==> flow/design.v <==
module alu_v(wire_clock, wire_reset, enable_alu, m2, m3, m4, opCode, FR_in, FR_out, useCarry, flagToShifthAndRot, dec);
   input  wire         wire_clock;
   input  wire         wire_reset;
   input  wire         enable_alu;
   output reg  [15:0]  m2;
   input  wire [15:0]  m3;
   input  wire [15:0]  m4;
   input  wire [5:0]   opCode;
   input  wire [15:0]  FR_in;
   output reg  [15:0]  FR_out;
   input  wire         useCarry;
   input  wire [2:0]   flagToShifthAndRot;
   input  wire         dec;
   reg [15:0]  m2_next;
   reg [15:0]  FR_next;
   reg         m2_we;
   reg [31:0]  temp;
   reg [15:0]  m3c;
   wire        cin = useCarry & FR_out[11];
   always @* begin
      m2_next = m2;
      FR_next = FR_out;
      m2_we   = 1'b0;
      temp    = 32'h00000000;
      m3c     = 16'h0000;
      casez(opCode)
        6'b000110: begin
           FR_next = FR_in;
        end
        6'b100000: begin
           temp = {16'h0000, m3} + {16'h0000, m4} + {31'h0, cin};
           FR_next[11] = (temp > 32'h0000ffff);
           m2_next = temp[15:0];
           m2_we = 1'b1;
           FR_next[12] = (temp[15:0] == 16'h0000);
        end
        6'b100001: begin
           temp = {16'h0000, m3} - {16'h0000, m4} + {31'h0, cin};
           m3c = m3 + {15'h0000, cin};
           m2_we = 1'b1;
           if(m4 > m3c) begin
              FR_next[6] = 1'b1;
              m2_next = 16'h0000;
           end
           else begin
              FR_next[6] = 1'b0;
              m2_next = temp[15:0];
           end
           FR_next[12] = (temp[15:0] == 16'h0000);
        end
        6'b100010: begin
           temp = m3 * m4;
           m2_next = temp[15:0];
           m2_we = 1'b1;
           FR_next[10] = (temp > 32'h0000ffff);
           FR_next[12] = (temp[15:0] == 16'h0000);
        end
        6'b100011: begin
           m2_we = 1'b1;
           if(m4 == 16'h0000) begin
              FR_next[9] = 1'b1;
              m2_next = 16'h0000;
           end
           else begin
              FR_next[9] = 1'b0;
              m2_next = m3 / m4;
           end
           FR_next[12] = (m2_next == 16'h0000);
        end
        6'b100101: begin
           m2_we = 1'b1;
           if(m4 == 16'h0000) begin
              FR_next[9] = 1'b1;
              m2_next = 16'h0000;
           end
           else begin
              FR_next[9] = 1'b0;
              m2_next = m3 % m4;
           end
           FR_next[12] = (m2_next == 16'h0000);
        end
        6'b100100: begin
           m2_we = 1'b1;
           if(dec == 1'b0) begin
              m2_next = m3 + 16'h0001;
              FR_next[12] = 1'b0;
           end
           else begin
              m2_next = m3 - 16'h0001;
              FR_next[12] = (m2_next == 16'h0000);
           end
        end
        6'b010110: begin
           if(m3 == m4) FR_next[15:13] = 3'b001;
           if(m3 <  m4) FR_next[15:13] = 3'b010;
           if(m3 >  m4) FR_next[15:13] = 3'b100;
        end
        6'b010010: begin
           m2_next = m3 & m4;
           m2_we = 1'b1;
           if(m2_next == 16'h0000) FR_next[12] = 1'b1;
        end
        6'b010011: begin
           m2_next = m3 | m4;
           m2_we = 1'b1;
           if(m2_next == 16'h0000) FR_next[12] = 1'b1;
        end
        6'b010100: begin
           m2_next = m3 ^ m4;
           m2_we = 1'b1;
           if(m2_next == 16'h0000) FR_next[12] = 1'b1;
        end
        6'b010101: begin
           m2_next = ~m3;
           m2_we = 1'b1;
           if(m2_next == 16'h0000) FR_next[12] = 1'b1;
        end
        6'b010000: begin
           m2_we = 1'b1;
           casez(flagToShifthAndRot)
             3'b10?: m2_next = ((m3 << m4) & 16'hffff) | (m3 >> (16'h000f - m4));
             3'b11?: m2_next = ((m3 >> (16'h0010 - m4)) | (m3 << m4)) & 16'hffff;
             3'b00?: m2_next = m3 << m4;
             default: m2_next = m3 >> m4;
           endcase
        end
        default: begin
        end
      endcase
   end
   always @(posedge wire_clock) begin
      if(wire_reset) begin
         FR_out <= 16'h0000;
      end
      else if(enable_alu) begin
         FR_out <= FR_next;
         if(m2_we) m2 <= m2_next;
      end
   end
endmodule
module control_unit_v(wire_clock, wire_reset, bus_RAM_DATA_IN, bus_RAM_DATA_OUT, bus_RAM_ADDRESS, wire_RW, bus_keyboard, videoflag, bus_vga_pos, bus_vga_char, enable_alu, FR_in_at_control, FR_out_at_control, opcode, useCarry, flagToShifthAndRot, useDec, m2, m3, m4, data_debug, led);
   input  wire        wire_clock;
   input  wire        wire_reset;
   input  wire [15:0] bus_RAM_DATA_IN;
   output reg  [15:0] bus_RAM_DATA_OUT;
   output reg  [15:0] bus_RAM_ADDRESS;
   output reg         wire_RW;
   input  wire [7:0]  bus_keyboard;
   output reg         videoflag;
   output reg  [15:0] bus_vga_pos;
   output reg  [15:0] bus_vga_char;
   output reg         enable_alu;
   input  wire [15:0] FR_in_at_control;
   output reg  [15:0] FR_out_at_control;
   output reg  [5:0]  opcode;
   output reg         useCarry;
   output reg  [2:0]  flagToShifthAndRot;
   output reg         useDec;
   input  wire [15:0] m2;
   output reg  [15:0] m3;
   output reg  [15:0] m4;
   output wire [15:0] data_debug;
   output wire [15:0] led;
   reg [2:0]   stage;
   reg         processing_instruction;
   reg [15:0]  IR;
   reg [15:0]  PC;
   reg [15:0]  Rn [0:7];
   reg [15:0]  END;
   reg [15:0]  SP;
   assign led = 16'h0000;
   assign data_debug = 16'h0000;
   wire [2:0]  ra = IR[9:7];
   wire [2:0]  rb = IR[6:4];
   wire [2:0]  rc = IR[3:1];
   wire [15:0] FR = FR_in_at_control;
   reg cond;
   always @* begin
      case(IR[9:6])
        4'b0000: cond = 1'b1;
        4'b0001: cond = FR[13];
        4'b0010: cond = ~FR[13];
        4'b0011: cond = FR[12];
        4'b0100: cond = ~FR[12];
        4'b0101: cond = FR[11];
        4'b0110: cond = ~FR[11];
        4'b0111: cond = FR[15];
        4'b1000: cond = FR[14];
        4'b1001: cond = FR[15] | FR[13];
        4'b1010: cond = FR[14] | FR[13];
        4'b1011: cond = FR[10];
        4'b1100: cond = ~FR[10];
        4'b1101: cond = FR[6];
        4'b1110: cond = FR[9];
        default: cond = 1'b0;
      endcase
   end
   always @(posedge wire_clock) begin
      if(wire_reset) begin
         wire_RW <= 1'b0;
         PC <= 16'h0000;
         SP <= 16'h7ffc;
         videoflag <= 1'b0;
         enable_alu <= 1'b0;
         Rn[1] <= 16'h0121;
         Rn[3] <= 16'h0241;
         stage <= 3'd1;
         processing_instruction <= 1'b0;
      end
      else begin
         stage <= stage + 3'd1;
         enable_alu <= 1'b0;
         if(processing_instruction == 1'b0) begin
            case(stage)
              3'd1: begin
                 bus_RAM_ADDRESS <= PC;
              end
              3'd2: begin
                 processing_instruction <= 1'b1;
                 IR <= bus_RAM_DATA_IN;
                 PC <= PC + 16'h0001;
                 stage <= 3'd1;
              end
              default: ;
            endcase
         end
         else begin
            casez(IR)
              16'b110000??????????: begin
                 case(stage)
                   3'd1: bus_RAM_ADDRESS <= PC;
                   3'd2: END <= bus_RAM_DATA_IN;
                   3'd3: bus_RAM_ADDRESS <= END;
                   3'd4: begin
                      PC <= PC + 16'h0001;
                      Rn[ra] <= bus_RAM_DATA_IN;
                      processing_instruction <= 1'b0;
                      stage <= 3'd1;
                   end
                   default: ;
                 endcase
              end
              16'b110001??????????: begin
                 case(stage)
                   3'd1: bus_RAM_ADDRESS <= PC;
                   3'd2: END <= bus_RAM_DATA_IN;
                   3'd3: bus_RAM_ADDRESS <= END;
                   3'd4: begin
                      wire_RW <= 1'b1;
                      bus_RAM_DATA_OUT <= Rn[ra];
                   end
                   3'd5: begin
                      PC <= PC + 16'h0001;
                      wire_RW <= 1'b0;
                      processing_instruction <= 1'b0;
                      stage <= 3'd1;
                   end
                   default: ;
                 endcase
              end
              16'b111101??????????: begin
                 case(stage)
                   3'd1: bus_RAM_ADDRESS <= Rn[ra];
                   3'd2: begin
                      wire_RW <= 1'b1;
                      bus_RAM_DATA_OUT <= Rn[rb];
                   end
                   3'd3: begin
                      wire_RW <= 1'b0;
                      processing_instruction <= 1'b0;
                      stage <= 3'd1;
                   end
                   default: ;
                 endcase
              end
              16'b111100??????????: begin
                 case(stage)
                   3'd1: bus_RAM_ADDRESS <= Rn[rb];
                   3'd2: begin
                      Rn[ra] <= bus_RAM_DATA_IN;
                      processing_instruction <= 1'b0;
                      stage <= 3'd1;
                   end
                   default: ;
                 endcase
              end
              16'b111000??????????: begin
                 case(stage)
                   3'd1: bus_RAM_ADDRESS <= PC;
                   3'd2: begin
                      Rn[ra] <= bus_RAM_DATA_IN;
                      PC <= PC + 16'h0001;
                      processing_instruction <= 1'b0;
                      stage <= 3'd1;
                   end
                   default: ;
                 endcase
              end
              16'b110011??????????: begin
                 case(stage)
                   3'd1: begin
                      casez(IR[1:0])
                        2'b?0: Rn[ra] <= Rn[rb];
                        2'b01: Rn[ra] <= SP;
                        2'b11: SP <= Rn[ra];
                      endcase
                   end
                   3'd2: begin
                      processing_instruction <= 1'b0;
                      stage <= 3'd1;
                   end
                   default: ;
                 endcase
              end
              16'b110010??????????: begin
                 case(stage)
                   3'd1: begin
                      bus_vga_pos <= Rn[rb];
                      bus_vga_char <= Rn[ra];
                   end
                   3'd2: begin
                      if(bus_vga_char[11:8] == 4'h0)
                        bus_vga_char <= Rn[ra] + 16'h0f00;
                      else if(bus_vga_char[11:8] == 4'hf)
                        bus_vga_char <= Rn[ra] - 16'h0f00;
                   end
                   3'd3: videoflag <= 1'b1;
                   3'd4: videoflag <= 1'b0;
                   3'd5: begin
                      processing_instruction <= 1'b0;
                      stage <= 3'd1;
                   end
                   default: ;
                 endcase
              end
              16'b110101??????????: begin
                 case(stage)
                   3'd1: Rn[ra] <= {8'h00, bus_keyboard};
                   3'd2: begin
                      processing_instruction <= 1'b0;
                      stage <= 3'd1;
                   end
                   default: ;
                 endcase
              end
              16'b000101??????????: begin
                 case(stage)
                   3'd1: bus_RAM_ADDRESS <= SP;
                   3'd2: begin
                      wire_RW <= 1'b1;
                      if(IR[6] == 1'b0)
                        bus_RAM_DATA_OUT <= Rn[ra];
                      else
                        bus_RAM_DATA_OUT <= FR;
                   end
                   3'd3: begin
                      wire_RW <= 1'b0;
                      processing_instruction <= 1'b0;
                      stage <= 3'd1;
                      SP <= SP - 16'h0001;
                   end
                   default: ;
                 endcase
              end
              16'b000110??????????: begin
                 case(stage)
                   3'd1: SP <= SP + 16'h0001;
                   3'd2: bus_RAM_ADDRESS <= SP;
                   3'd3: begin
                      if(IR[6] == 1'b0) begin
                         Rn[ra] <= bus_RAM_DATA_IN;
                      end
                      else begin
                         FR_out_at_control <= bus_RAM_DATA_IN;
                         opcode <= IR[15:10];
                         enable_alu <= 1'b1;
                      end
                   end
                   3'd6: begin
                      processing_instruction <= 1'b0;
                      stage <= 3'd1;
                   end
                   default: ;
                 endcase
              end
              16'b000100??????????: begin
                 case(stage)
                   3'd1: SP <= SP + 16'h0001;
                   3'd2: bus_RAM_ADDRESS <= SP;
                   3'd3: PC <= bus_RAM_DATA_IN;
                   3'd4: begin
                      PC <= PC + 16'h0001;
                      processing_instruction <= 1'b0;
                      stage <= 3'd1;
                   end
                   default: ;
                 endcase
              end
              16'b100000??????????, 16'b100001??????????, 16'b100010??????????,
              16'b100011??????????, 16'b100101??????????, 16'b010010??????????,
              16'b010011??????????, 16'b010100??????????, 16'b010101??????????,
              16'b100100??????????, 16'b010110??????????, 16'b010000??????????: begin
                 case(stage)
                   3'd1: begin
                      opcode <= IR[15:10];
                      enable_alu <= 1'b1;
                      casez(IR[15:10])
                        6'b100100: begin
                           m3 <= Rn[ra];
                           useDec <= IR[6];
                        end
                        6'b010110: begin
                           m3 <= Rn[ra];
                           m4 <= Rn[rb];
                        end
                        6'b010101: begin
                           m3 <= Rn[rb];
                        end
                        6'b010000: begin
                           m3 <= Rn[ra];
                           m4 <= {12'h000, IR[3:0]};
                           flagToShifthAndRot <= IR[6:4];
                        end
                        6'b10000?: begin
                           m3 <= Rn[rb];
                           m4 <= Rn[rc];
                           useCarry <= IR[0];
                        end
                        default: begin
                           m3 <= Rn[rb];
                           m4 <= Rn[rc];
                        end
                      endcase
                   end
                   3'd6: begin
                      if(IR[15:10] == 6'b010110)
                        bus_vga_char <= FR;
                      else
                        Rn[ra] <= m2;
                      if(IR[15:10] == 6'b010100)
                        bus_vga_char <= m2;
                      processing_instruction <= 1'b0;
                      stage <= 3'd1;
                   end
                   default: ;
                 endcase
              end
              16'b000010??????????: begin
                 case(stage)
                   3'd1: bus_RAM_ADDRESS <= PC;
                   3'd2: if(cond) PC <= bus_RAM_DATA_IN - 16'h0001;
                   3'd3: PC <= PC + 16'h0001;
                   3'd4: begin
                      processing_instruction <= 1'b0;
                      stage <= 3'd1;
                   end
                   default: ;
                 endcase
              end
              16'b000011??????????: begin
                 case(stage)
                   3'd1: bus_RAM_ADDRESS <= SP;
                   3'd2: begin
                      wire_RW <= 1'b1;
                      bus_RAM_DATA_OUT <= PC;
                   end
                   3'd3: wire_RW <= 1'b0;
                   3'd4: bus_RAM_ADDRESS <= PC;
                   3'd5: begin
                      if(cond) begin
                         PC <= bus_RAM_DATA_IN - 16'h0001;
                         SP <= SP - 16'h0001;
                      end
                   end
                   3'd6: PC <= PC + 16'h0001;
                   3'd7: begin
                      processing_instruction <= 1'b0;
                      stage <= 3'd1;
                   end
                   default: ;
                 endcase
              end
              default: begin
                 wire_RW <= 1'b0;
                 processing_instruction <= 1'b0;
                 stage <= 3'd1;
              end
            endcase
         end
      end
   end
endmodule
module  cpu_v(wire_clock, wire_reset, bus_RAM_DATA_IN,bus_RAM_DATA_OUT,bus_RAM_ADDRESS,wire_RW, bus_keyboard, videoflag, bus_vga_pos, bus_vga_char,data_debug, led);
   input wire         wire_clock;
   input wire         wire_reset;
   input wire [15:0]  bus_RAM_DATA_IN;
   output wire [15:0]  bus_RAM_DATA_OUT;
   output wire [15:0]  bus_RAM_ADDRESS;
   output wire         wire_RW;
   input  wire [7:0]  bus_keyboard;
   output wire         videoflag;
   output wire [15:0]  bus_vga_pos;
   output wire [15:0]  bus_vga_char;
   output wire [15:0]  data_debug;
   output wire [15:0]  led;
   wire [15:0]         m2;
   wire [15:0]         m3;
   wire [15:0]         m4;
   wire                enable_alu;
   wire [5:0]          opCode;
   wire                useCarry;
   wire                useDec;
   wire [15:0]         FR_in_at_control;
   wire [15:0]         FR_out_at_control;
   wire [2:0]          flagToShifthAndRot;
   alu_v alu_v_dut(wire_clock,wire_reset,enable_alu,m2,m3,m4,opCode,FR_out_at_control,FR_in_at_control,useCarry,flagToShifthAndRot,useDec);
   control_unit_v control_v_dut(wire_clock, wire_reset, bus_RAM_DATA_IN,bus_RAM_DATA_OUT,bus_RAM_ADDRESS,wire_RW, bus_keyboard, videoflag, bus_vga_pos, bus_vga_char,enable_alu,FR_in_at_control,FR_out_at_control,opCode,useCarry,flagToShifthAndRot,useDec,m2,m3,m4,data_debug, led);
endmodule
Appendix: tool output

* From RTL to reports: cpu_v
Module cpu_v before and after one edit of its RTL, step after step.
"before" refers to lines of the RTL above, "after" to lines of the edited file.
"difference" is "after" less "before", of the values as shown.
Cell names lack the library's common part.
Not given: --
- Top module :: cpu_v
- Clock :: wire_clock
- Standard-cell library :: sky130hd
- Corner :: tt_025C_1v80

* Edit of the RTL
The edit as a unified diff against the file above.
The edit is scripted: it alters the design's behaviour and was not made to optimise anything.
#+begin_src diff
@@ -491,8 +491,8 @@
    end
 endmodule
-module  cpu_v(wire_clock, wire_reset, bus_RAM_DATA_IN,bus_RAM_DATA_OUT,bus_RAM_ADDRESS,wire_RW, bus_keyboard, videoflag, bus_vga_pos, bus_vga_char,data_debug, led);
+module  cpu_v(wire_clock, wire_reset, bus_RAM_DATA_IN_ext,bus_RAM_DATA_OUT,bus_RAM_ADDRESS,wire_RW, bus_keyboard, videoflag, bus_vga_pos, bus_vga_char,data_debug, led);
    input wire         wire_clock;
    input wire         wire_reset;
-   input wire [15:0]  bus_RAM_DATA_IN;
+   input wire [15:0]  bus_RAM_DATA_IN_ext;
    output wire [15:0]  bus_RAM_DATA_OUT;
    output wire [15:0]  bus_RAM_ADDRESS;
@@ -504,4 +504,6 @@
    output wire [15:0]  data_debug;
    output wire [15:0]  led;
+   reg [15:0] bus_RAM_DATA_IN;
+   always @(posedge wire_clock) bus_RAM_DATA_IN <= bus_RAM_DATA_IN_ext;
    wire [15:0]         m2;
    wire [15:0]         m3;
#+end_src

* Word-level counts
Yosys after proc, flatten, opt, wreduce and memory -nomap, before mapping. Print and check cells are not counted.
Memory sizes are those after Yosys's memory passes, which may raise the word count (mostly to a power of two), join words into wider ones and drop unused or constant bits.
** Bit counts
- register bits after elaboration :: before 226, after 242, difference +16
- bits in writable memories :: before 128, after 128, difference 0
- clocked read ports x word width :: before 48, after 48, difference 0
- memories kept :: before 1, after 1, difference 0
- bits of input ports :: before 26, after 26, difference 0
- output and inout port bits :: before 98, after 98, difference 0
- word-level cells :: before 435, after 436, difference +1
** Operators by class
- add/sub/neg operators :: before 16, after 16, difference 0
- multiply operators :: before 1, after 1, difference 0
- div/mod/pow operators :: before 2, after 2, difference 0
- magnitude comparators :: before 5, after 5, difference 0
- equal/unequal tests :: before 104, after 104, difference 0
- shifts and indexed selects :: before 4, after 4, difference 0
- muxes and demuxes :: before 178, after 178, difference 0
- bitwise operators :: before 25, after 25, difference 0
- reductions and logical operators :: before 71, after 71, difference 0
** Memory list
- words x width with read and write ports :: before control_v_dut.Rn 8 x 16 bit 3R2W, after control_v_dut.Rn 8 x 16 bit 3R2W
** Operator list
- two-way mux 16 bit :: before 78, after 78, difference 0
- two-way mux 1 bit :: before 52, after 52, difference 0
- equality test 6 bit (second input constant) :: before 20, after 20, difference 0
- != test 2 x 1 -> 1 bit (second input constant) :: before 16, after 16, difference 0
- two-way mux 3 bit :: before 14, after 14, difference 0
- equality test 6 x 5 -> 1 bit (second input constant) :: before 12, after 12, difference 0
- logical NOT 16 bit :: before 11, after 11, difference 0
- case mux 1 bit (select 2 bit) :: before 10, after 10, difference 0
- OR reduction 2 bit :: before 10, after 10, difference 0
- inverter 1 bit :: before 9, after 9, difference 0
- OR 1 bit :: before 9, after 9, difference 0
- nonzero test 2 bit :: before 9, after 9, difference 0
- equality test 4 bit (second input constant) :: before 8, after 8, difference 0
- case mux 16 bit (select 2 bit) :: before 7, after 7, difference 0
- != test 3 bit (second input constant) :: before 6, after 6, difference 0
- != test 4 bit (second input constant) :: before 5, after 5, difference 0
- AND reduction 2 bit :: before 5, after 5, difference 0
- AND reduction 4 bit :: before 5, after 5, difference 0
- AND reduction 5 bit :: before 5, after 5, difference 0
- equality test 3 bit (second input constant) :: before 4, after 4, difference 0
- equality test 4 x 3 -> 1 bit (second input constant) :: before 4, after 4, difference 0
- equality test 6 x 3 -> 1 bit (second input constant) :: before 4, after 4, difference 0
- != test 3 x 1 -> 1 bit (second input constant) :: before 4, after 4, difference 0
- adder 16 x 1 -> 16 bit (second input constant) :: before 3, after 3, difference 0
- equality test 2 bit (second input constant) :: before 3, after 3, difference 0
- two-way mux 6 bit :: before 3, after 3, difference 0
- != test 2 bit (second input constant) :: before 3, after 3, difference 0
- OR 16 bit :: before 3, after 3, difference 0
The list need not be complete.

* Logic depth
Yosys ltp: most cells in a row. Word level: on the elaborated netlist, between registers, memories and ports. Mapped: between sequential cells and ports; inverters and the memories' decode and read muxes count.
** Depth
- word-level depth :: before 14, after 14, difference 0
- ABC_AREA :: before 0, after 0
- mapped depth :: before 137, after 140, difference +3
- mapped depth without buffers :: before 122, after 127, difference +5

* Synthesis result
Yosys stat after the flow's synthesis: flattened, memories mapped to cells. It holds for the ABC_AREA given above (unset counts as 0); a run with the other value may have another netlist.
** Cells by type
- o21ai_0 :: before 208, after 256, difference +48
- nor2_1 :: before 524, after 498, difference -26
- a21oi_1 :: before 325, after 348, difference +23
- xnor2_1 :: before 137, after 160, difference +23
- a222oi_1 :: before 36, after 15, difference -21
- nor3_1 :: before 153, after 133, difference -20
- xor2_1 :: before 72, after 52, difference -20
- o22ai_1 :: before 58, after 78, difference +20
- mux2i_1 :: before 113, after 131, difference +18
- mux2_2 :: before 47, after 30, difference -17
- dfxtp_1 :: before 80, after 96, difference +16
- o211ai_1 :: before 73, after 57, difference -16
- a221oi_1 :: before 28, after 44, difference +16
- a211oi_1 :: before 59, after 45, difference -14
- a21o_1 :: before 53, after 66, difference +13
- nand2_1 :: before 525, after 537, difference +12
- a31oi_1 :: before 61, after 49, difference -12
- nor2b_1 :: before 45, after 33, difference -12
The list need not be complete.
** Mapped netlist
- cells in the netlist :: before 5090, after 5145, difference +55
- chip area (Yosys) (um2) :: before 43907.1, after 44455.1, difference +548.0
- area of sequential cells (um2) :: before 10069.7, after 10390.0, difference +320.3
- flip-flop cells :: before 362, after 378, difference +16
The figures by module come from a second, unflattened synthesis with its own total; it is not the netlist above.
** Unflattened totals
- cells (unflattened synthesis) :: before 5037, after 5053, difference +16
- area (unflattened synthesis) (um2) :: before 44088.5, after 44408.8, difference +320.3
Rows give one instance, submodules left out.
** By module, before
- alu_v :: times used 1, cells 3240, area 23933.0 um2, seq. area 800.8 um2
- control_unit_v :: times used 1, cells 1797, area 20155.6 um2, seq. area 9298.9 um2
- cpu_v :: times used 1, cells 0, area 0.0 um2, seq. area 0.0 um2
** By module, after
- alu_v :: times used 1, cells 3240, area 23933.0 um2, seq. area 800.8 um2
- control_unit_v :: times used 1, cells 1797, area 20155.6 um2, seq. area 9298.9 um2
- cpu_v :: times used 1, cells 16, area 320.3 um2, seq. area 320.3 um2

* Path before layout
Source: OpenSTA report_checks on the synthesized netlist (no wires, ideal clock, input and output delay 20% of the period each), path of least setup slack; recovery checks are left aside. Register names are those of the netlist, which keeps one name where synthesis merged equal registers.
** Timing path after synthesis
- path type :: before reg2reg, after reg2reg
- start point :: before register control_v_dut.m4[0], after register control_v_dut.m4[0]
- end point :: before register alu_v_dut.FR_out[12], after register alu_v_dut.FR_out[12]
- period (ns) :: before 32.0, after 32.0, difference 0.0
- setup time (ns) :: before 0.073, after 0.084, difference +0.011
- time at the first pin (ns) :: before 0.000, after 0.000, difference 0.000
- arrival time (ns) :: before 27.353, after 28.614, difference +1.261
- required time (ns) :: before 31.927, after 31.916, difference -0.011
- path slack (ns) :: before 4.574, after 3.302, difference -1.272
- path delay (ns) :: before 27.426, after 28.698, difference +1.272
- driving pins on the path :: before 120, after 127, difference +7
- path buffers :: before 13, after 16, difference +3
- synthesis period reached (ns) :: before 27.426, after 28.698, difference +1.272
"path delay" is the arrival time less input delay plus setup time.
"driving pins on the path": output pins that drive a net of the path, with the launching flip-flop's if there is one; two outputs of one cell count as two.
"synthesis period reached" = period - worst setup slack (recovery checks aside). The figure is calculated, with input and output delays left at 20% of the set period.
The rows between start and end are the longest chain of elaborated cells between them; the timing report does not say that the signal goes this way. Where chains are equally long, one stands for them.
A line is the first line of the expression or statement that the cell stems from. Yosys adds cells for indexed reads and writes and turns some case tables into memories.
A register here has more assigning lines than the two given.
On the way, after synthesis, before:
- Path through :: edfxtp_1 -> clkbuf_1 -> inv_2 -> buf_1 -> ha_1 -> nor4b_1 -> nand4_1 -> nor2_1 -> nor2_1 -> ha_1 -> o21a_1 -> nor2_1 -> or4_1 -> nand2_1 -> ha_1 -> nand4_1 -> o32ai_4 -> nand2_2 -> (+84 left out) -> o2111a_1 -> a311o_1 -> a31o_2 -> clkbuf_1 -> clkbuf_1 -> nor2_1 -> nor2_1 -> ha_1 -> and3_1 -> and3_1 -> a211o_1 -> o22ai_1 -> nor2_1 -> a222oi_1 -> nand4_1 -> nor4_2 -> nand4b_1 -> o211ai_2
- Length of the longest elaborated chain :: 5
- Elaborated cells on any way between the ends :: 31
** Ends and longest elaborated chain, after synthesis, before
- start, declared :: RTL line 161 : output reg  [15:0] m4;
- start, assigned :: RTL line 414 : m4 <= Rn[rb];
- start, assigned :: RTL line 421 : m4 <= {12'h000, IR[3:0]};
- remainder unit 16 x 16 -> 16 bit :: RTL line 78 : m2_next = m3 % m4;
- two-way mux 16 bit :: RTL line 72 : if(m4 == 16'h0000) begin
- two-way mux 16 bit :: RTL line 26 : casez(opCode)
- logical NOT 16 bit :: RTL line 80 : FR_next[12] = (m2_next == 16'h0000);
- case mux 1 bit (select 11 bit) :: RTL line 26
- end, assigned :: RTL line 133 : FR_out <= 16'h0000;
- end, assigned :: RTL line 136 : FR_out <= FR_next;
- end, declared :: RTL line 10 : output reg  [15:0]  FR_out;
On the way, after synthesis, after:
- Path through :: edfxtp_1 -> clkbuf_1 -> inv_2 -> buf_1 -> ha_1 -> o21ai_0 -> o41a_1 -> o31a_1 -> or2_2 -> ha_1 -> o21a_1 -> o21ai_0 -> nor2_1 -> nor3_1 -> nor2_1 -> ha_1 -> a21o_1 -> a31oi_1 -> (+91 left out) -> a2bb2oi_1 -> clkbuf_1 -> clkbuf_1 -> nor2_1 -> nor2_1 -> ha_1 -> a2111oi_0 -> o31ai_1 -> a21o_1 -> a2111oi_2 -> or2_2 -> buf_2 -> nor2_1 -> a222oi_1 -> nand4b_1 -> nor4_1 -> nand4_1 -> o31ai_2
- Length of the longest elaborated chain :: 5
- Elaborated cells on any way between the ends :: 31
** Ends and longest elaborated chain, after synthesis, after
- start, declared :: RTL line 161 : output reg  [15:0] m4;
- start, assigned :: RTL line 414 : m4 <= Rn[rb];
- start, assigned :: RTL line 421 : m4 <= {12'h000, IR[3:0]};
- remainder unit 16 x 16 -> 16 bit :: RTL line 78 : m2_next = m3 % m4;
- two-way mux 16 bit :: RTL line 72 : if(m4 == 16'h0000) begin
- two-way mux 16 bit :: RTL line 26 : casez(opCode)
- logical NOT 16 bit :: RTL line 80 : FR_next[12] = (m2_next == 16'h0000);
- case mux 1 bit (select 11 bit) :: RTL line 26
- end, assigned :: RTL line 133 : FR_out <= 16'h0000;
- end, assigned :: RTL line 136 : FR_out <= FR_next;
- end, declared :: RTL line 10 : output reg  [15:0]  FR_out;

* Path in the finished layout
From the final timing report of each run of pair A: the path of least setup slack in the routed layout; clock arrival at registers is part of the times.
** Timing path post-layout
- path type :: before reg2reg, after reg2reg
- start point :: before register control_v_dut.m3[10], after register control_v_dut.m4[13]
- end point :: before register alu_v_dut.m2[13], after register alu_v_dut.m2[10]
- period (ns) :: before 31.1, after 31.1, difference 0.0
- setup time (ns) :: before 0.16, after 0.24, difference +0.08
- time at the first pin (ns) :: before 0.61, after 0.60, difference -0.01
- arrival time (ns) :: before 29.97, after 30.02, difference +0.05
- required time (ns) :: before 31.55, after 31.44, difference -0.11
- path slack (ns) :: before 1.58, after 1.42, difference -0.16
- driving pins on the path :: before 115, after 118, difference +3
- path buffers :: before 6, after 6, difference 0
A register here has more assigning lines than the two given.
On the way, post-layout, before:
- Path through :: edfxtp_1 -> nor3_1 -> nand4_2 -> nor2_1 -> nor2_1 -> ha_1 -> o21a_1 -> nor2_1 -> o32ai_1 -> o21ai_1 -> ha_1 -> nand4_1 -> o32ai_4 -> nand2_2 -> nand2_1 -> o31ai_1 -> ha_1 -> or3_1 -> (+79 left out) -> nor2_1 -> ha_1 -> o21ai_0 -> nand2b_1 -> o2111a_1 -> a311o_1 -> a31o_4 -> mux2i_4 -> fa_1 -> a21oi_1 -> o2111ai_1 -> nand3_1 -> a21oi_1 -> o22ai_2 -> nand2_1 -> o31ai_1 -> nand3_1 -> a32oi_1
** Ends and longest elaborated chain, post-layout, before
- start, declared :: RTL line 160 : output reg  [15:0] m3;
- start, assigned :: RTL line 409 : m3 <= Rn[ra];
- start, assigned :: RTL line 413 : m3 <= Rn[ra];
- end, assigned :: RTL line 137 : if(m2_we) m2 <= m2_next;
- end, declared :: RTL line 5 : output reg  [15:0]  m2;
before: No chain of elaborated cells between the ends is given.
On the way, post-layout, after:
- Path through :: edfxtp_1 -> buf_4 -> or4_4 -> o41a_1 -> o31a_1 -> or2_2 -> ha_1 -> o21a_1 -> o21ai_0 -> nor2_1 -> nor3_1 -> nor2_1 -> ha_1 -> a21o_1 -> a31oi_1 -> nor3_2 -> o21ai_0 -> nand2_1 -> (+82 left out) -> a221o_1 -> a221oi_2 -> a2bb2oi_2 -> o211ai_1 -> a311oi_2 -> nor2_1 -> ha_1 -> a21oi_1 -> o21ai_0 -> o41a_1 -> a2111oi_4 -> buf_4 -> nor2_2 -> nor2_1 -> inv_1 -> o32ai_1 -> o21ai_0 -> a32oi_1
- Elaborated cells on any way between the ends :: 19
** Ends and longest elaborated chain, post-layout, after
- start, declared :: RTL line 161 : output reg  [15:0] m4;
- start, assigned :: RTL line 414 : m4 <= Rn[rb];
- start, assigned :: RTL line 421 : m4 <= {12'h000, IR[3:0]};
- end, assigned :: RTL line 137 : if(m2_we) m2 <= m2_next;
- end, declared :: RTL line 5 : output reg  [15:0]  m2;
after: No chain of elaborated cells between the ends is given.

* Layout results
Runs of the flow (Yosys, OpenROAD) on both versions; the two runs of a pair have the same settings. The constraints put input and output delay at 20% of the set period each and load the outputs with 0.01 pF.
Settings, pair A:
- CORE_UTILIZATION :: 40
- period_ns :: 31.1
- CAP_MARGIN :: 20
- CORE_MARGIN :: 2
- SLEW_MARGIN :: 20
** Results, pair A
- chip area in the Yosys report (um2) :: before 43907.1, after 44455.1, difference +548.0
- full die area (um2) :: before 112433.0, after 113822.0, difference +1389.0
- standard-cell area after layout (um2) :: before 48044.8, after 48909.4, difference +864.6
- utilization in the final report :: before 0.441, after 0.443, difference +0.002
- worst setup slack after layout (ns) :: before 1.583, after 1.416, difference -0.167
- total negative setup slack (ns) :: before 0.000, after 0.000, difference 0.000
- worst-case hold slack (ns) :: before 0.477, after 0.478, difference +0.001
- overall power (mW) :: before 1.631, after 1.666, difference +0.035
- reached clock period (ns) :: before 29.517, after 29.684, difference +0.167
Settings, pair B:
- CAP_MARGIN :: 25
- CELL_PAD_IN_SITES_DETAIL_PLACEMENT :: 2
- CORE_MARGIN :: 2
- CORE_UTILIZATION :: 39
- CTS_CLUSTER_SIZE :: 45
- PLACE_DENSITY :: 0.71
- SETUP_SLACK_MARGIN :: -1.41
- period_ns :: 42.5
- SLEW_MARGIN :: 20
** Results, pair B
- chip area in the Yosys report (um2) :: before 43907.1, after 44455.1, difference +548.0
- full die area (um2) :: before 115281.0, after 116704.0, difference +1423.0
- standard-cell area after layout (um2) :: before 48144.9, after 48909.4, difference +764.5
- utilization in the final report :: before 0.43, after 0.434, difference +0.004
- worst setup slack after layout (ns) :: before 7.288, after 5.453, difference -1.835
- total negative setup slack (ns) :: before 0.000, after 0.000, difference 0.000
- worst-case hold slack (ns) :: before 0.532, after 0.499, difference -0.033
- overall power (mW) :: before 1.313, after 1.390, difference +0.077
- reached clock period (ns) :: before 35.212, after 37.047, difference +1.835
"reached clock period": clock period set for the run, less the worst setup slack. It is reckoned from that one timing run; input and output delays stay at 20% of the period that was set.
"overall power" is the tool's figure for a default switching activity; nothing was simulated.
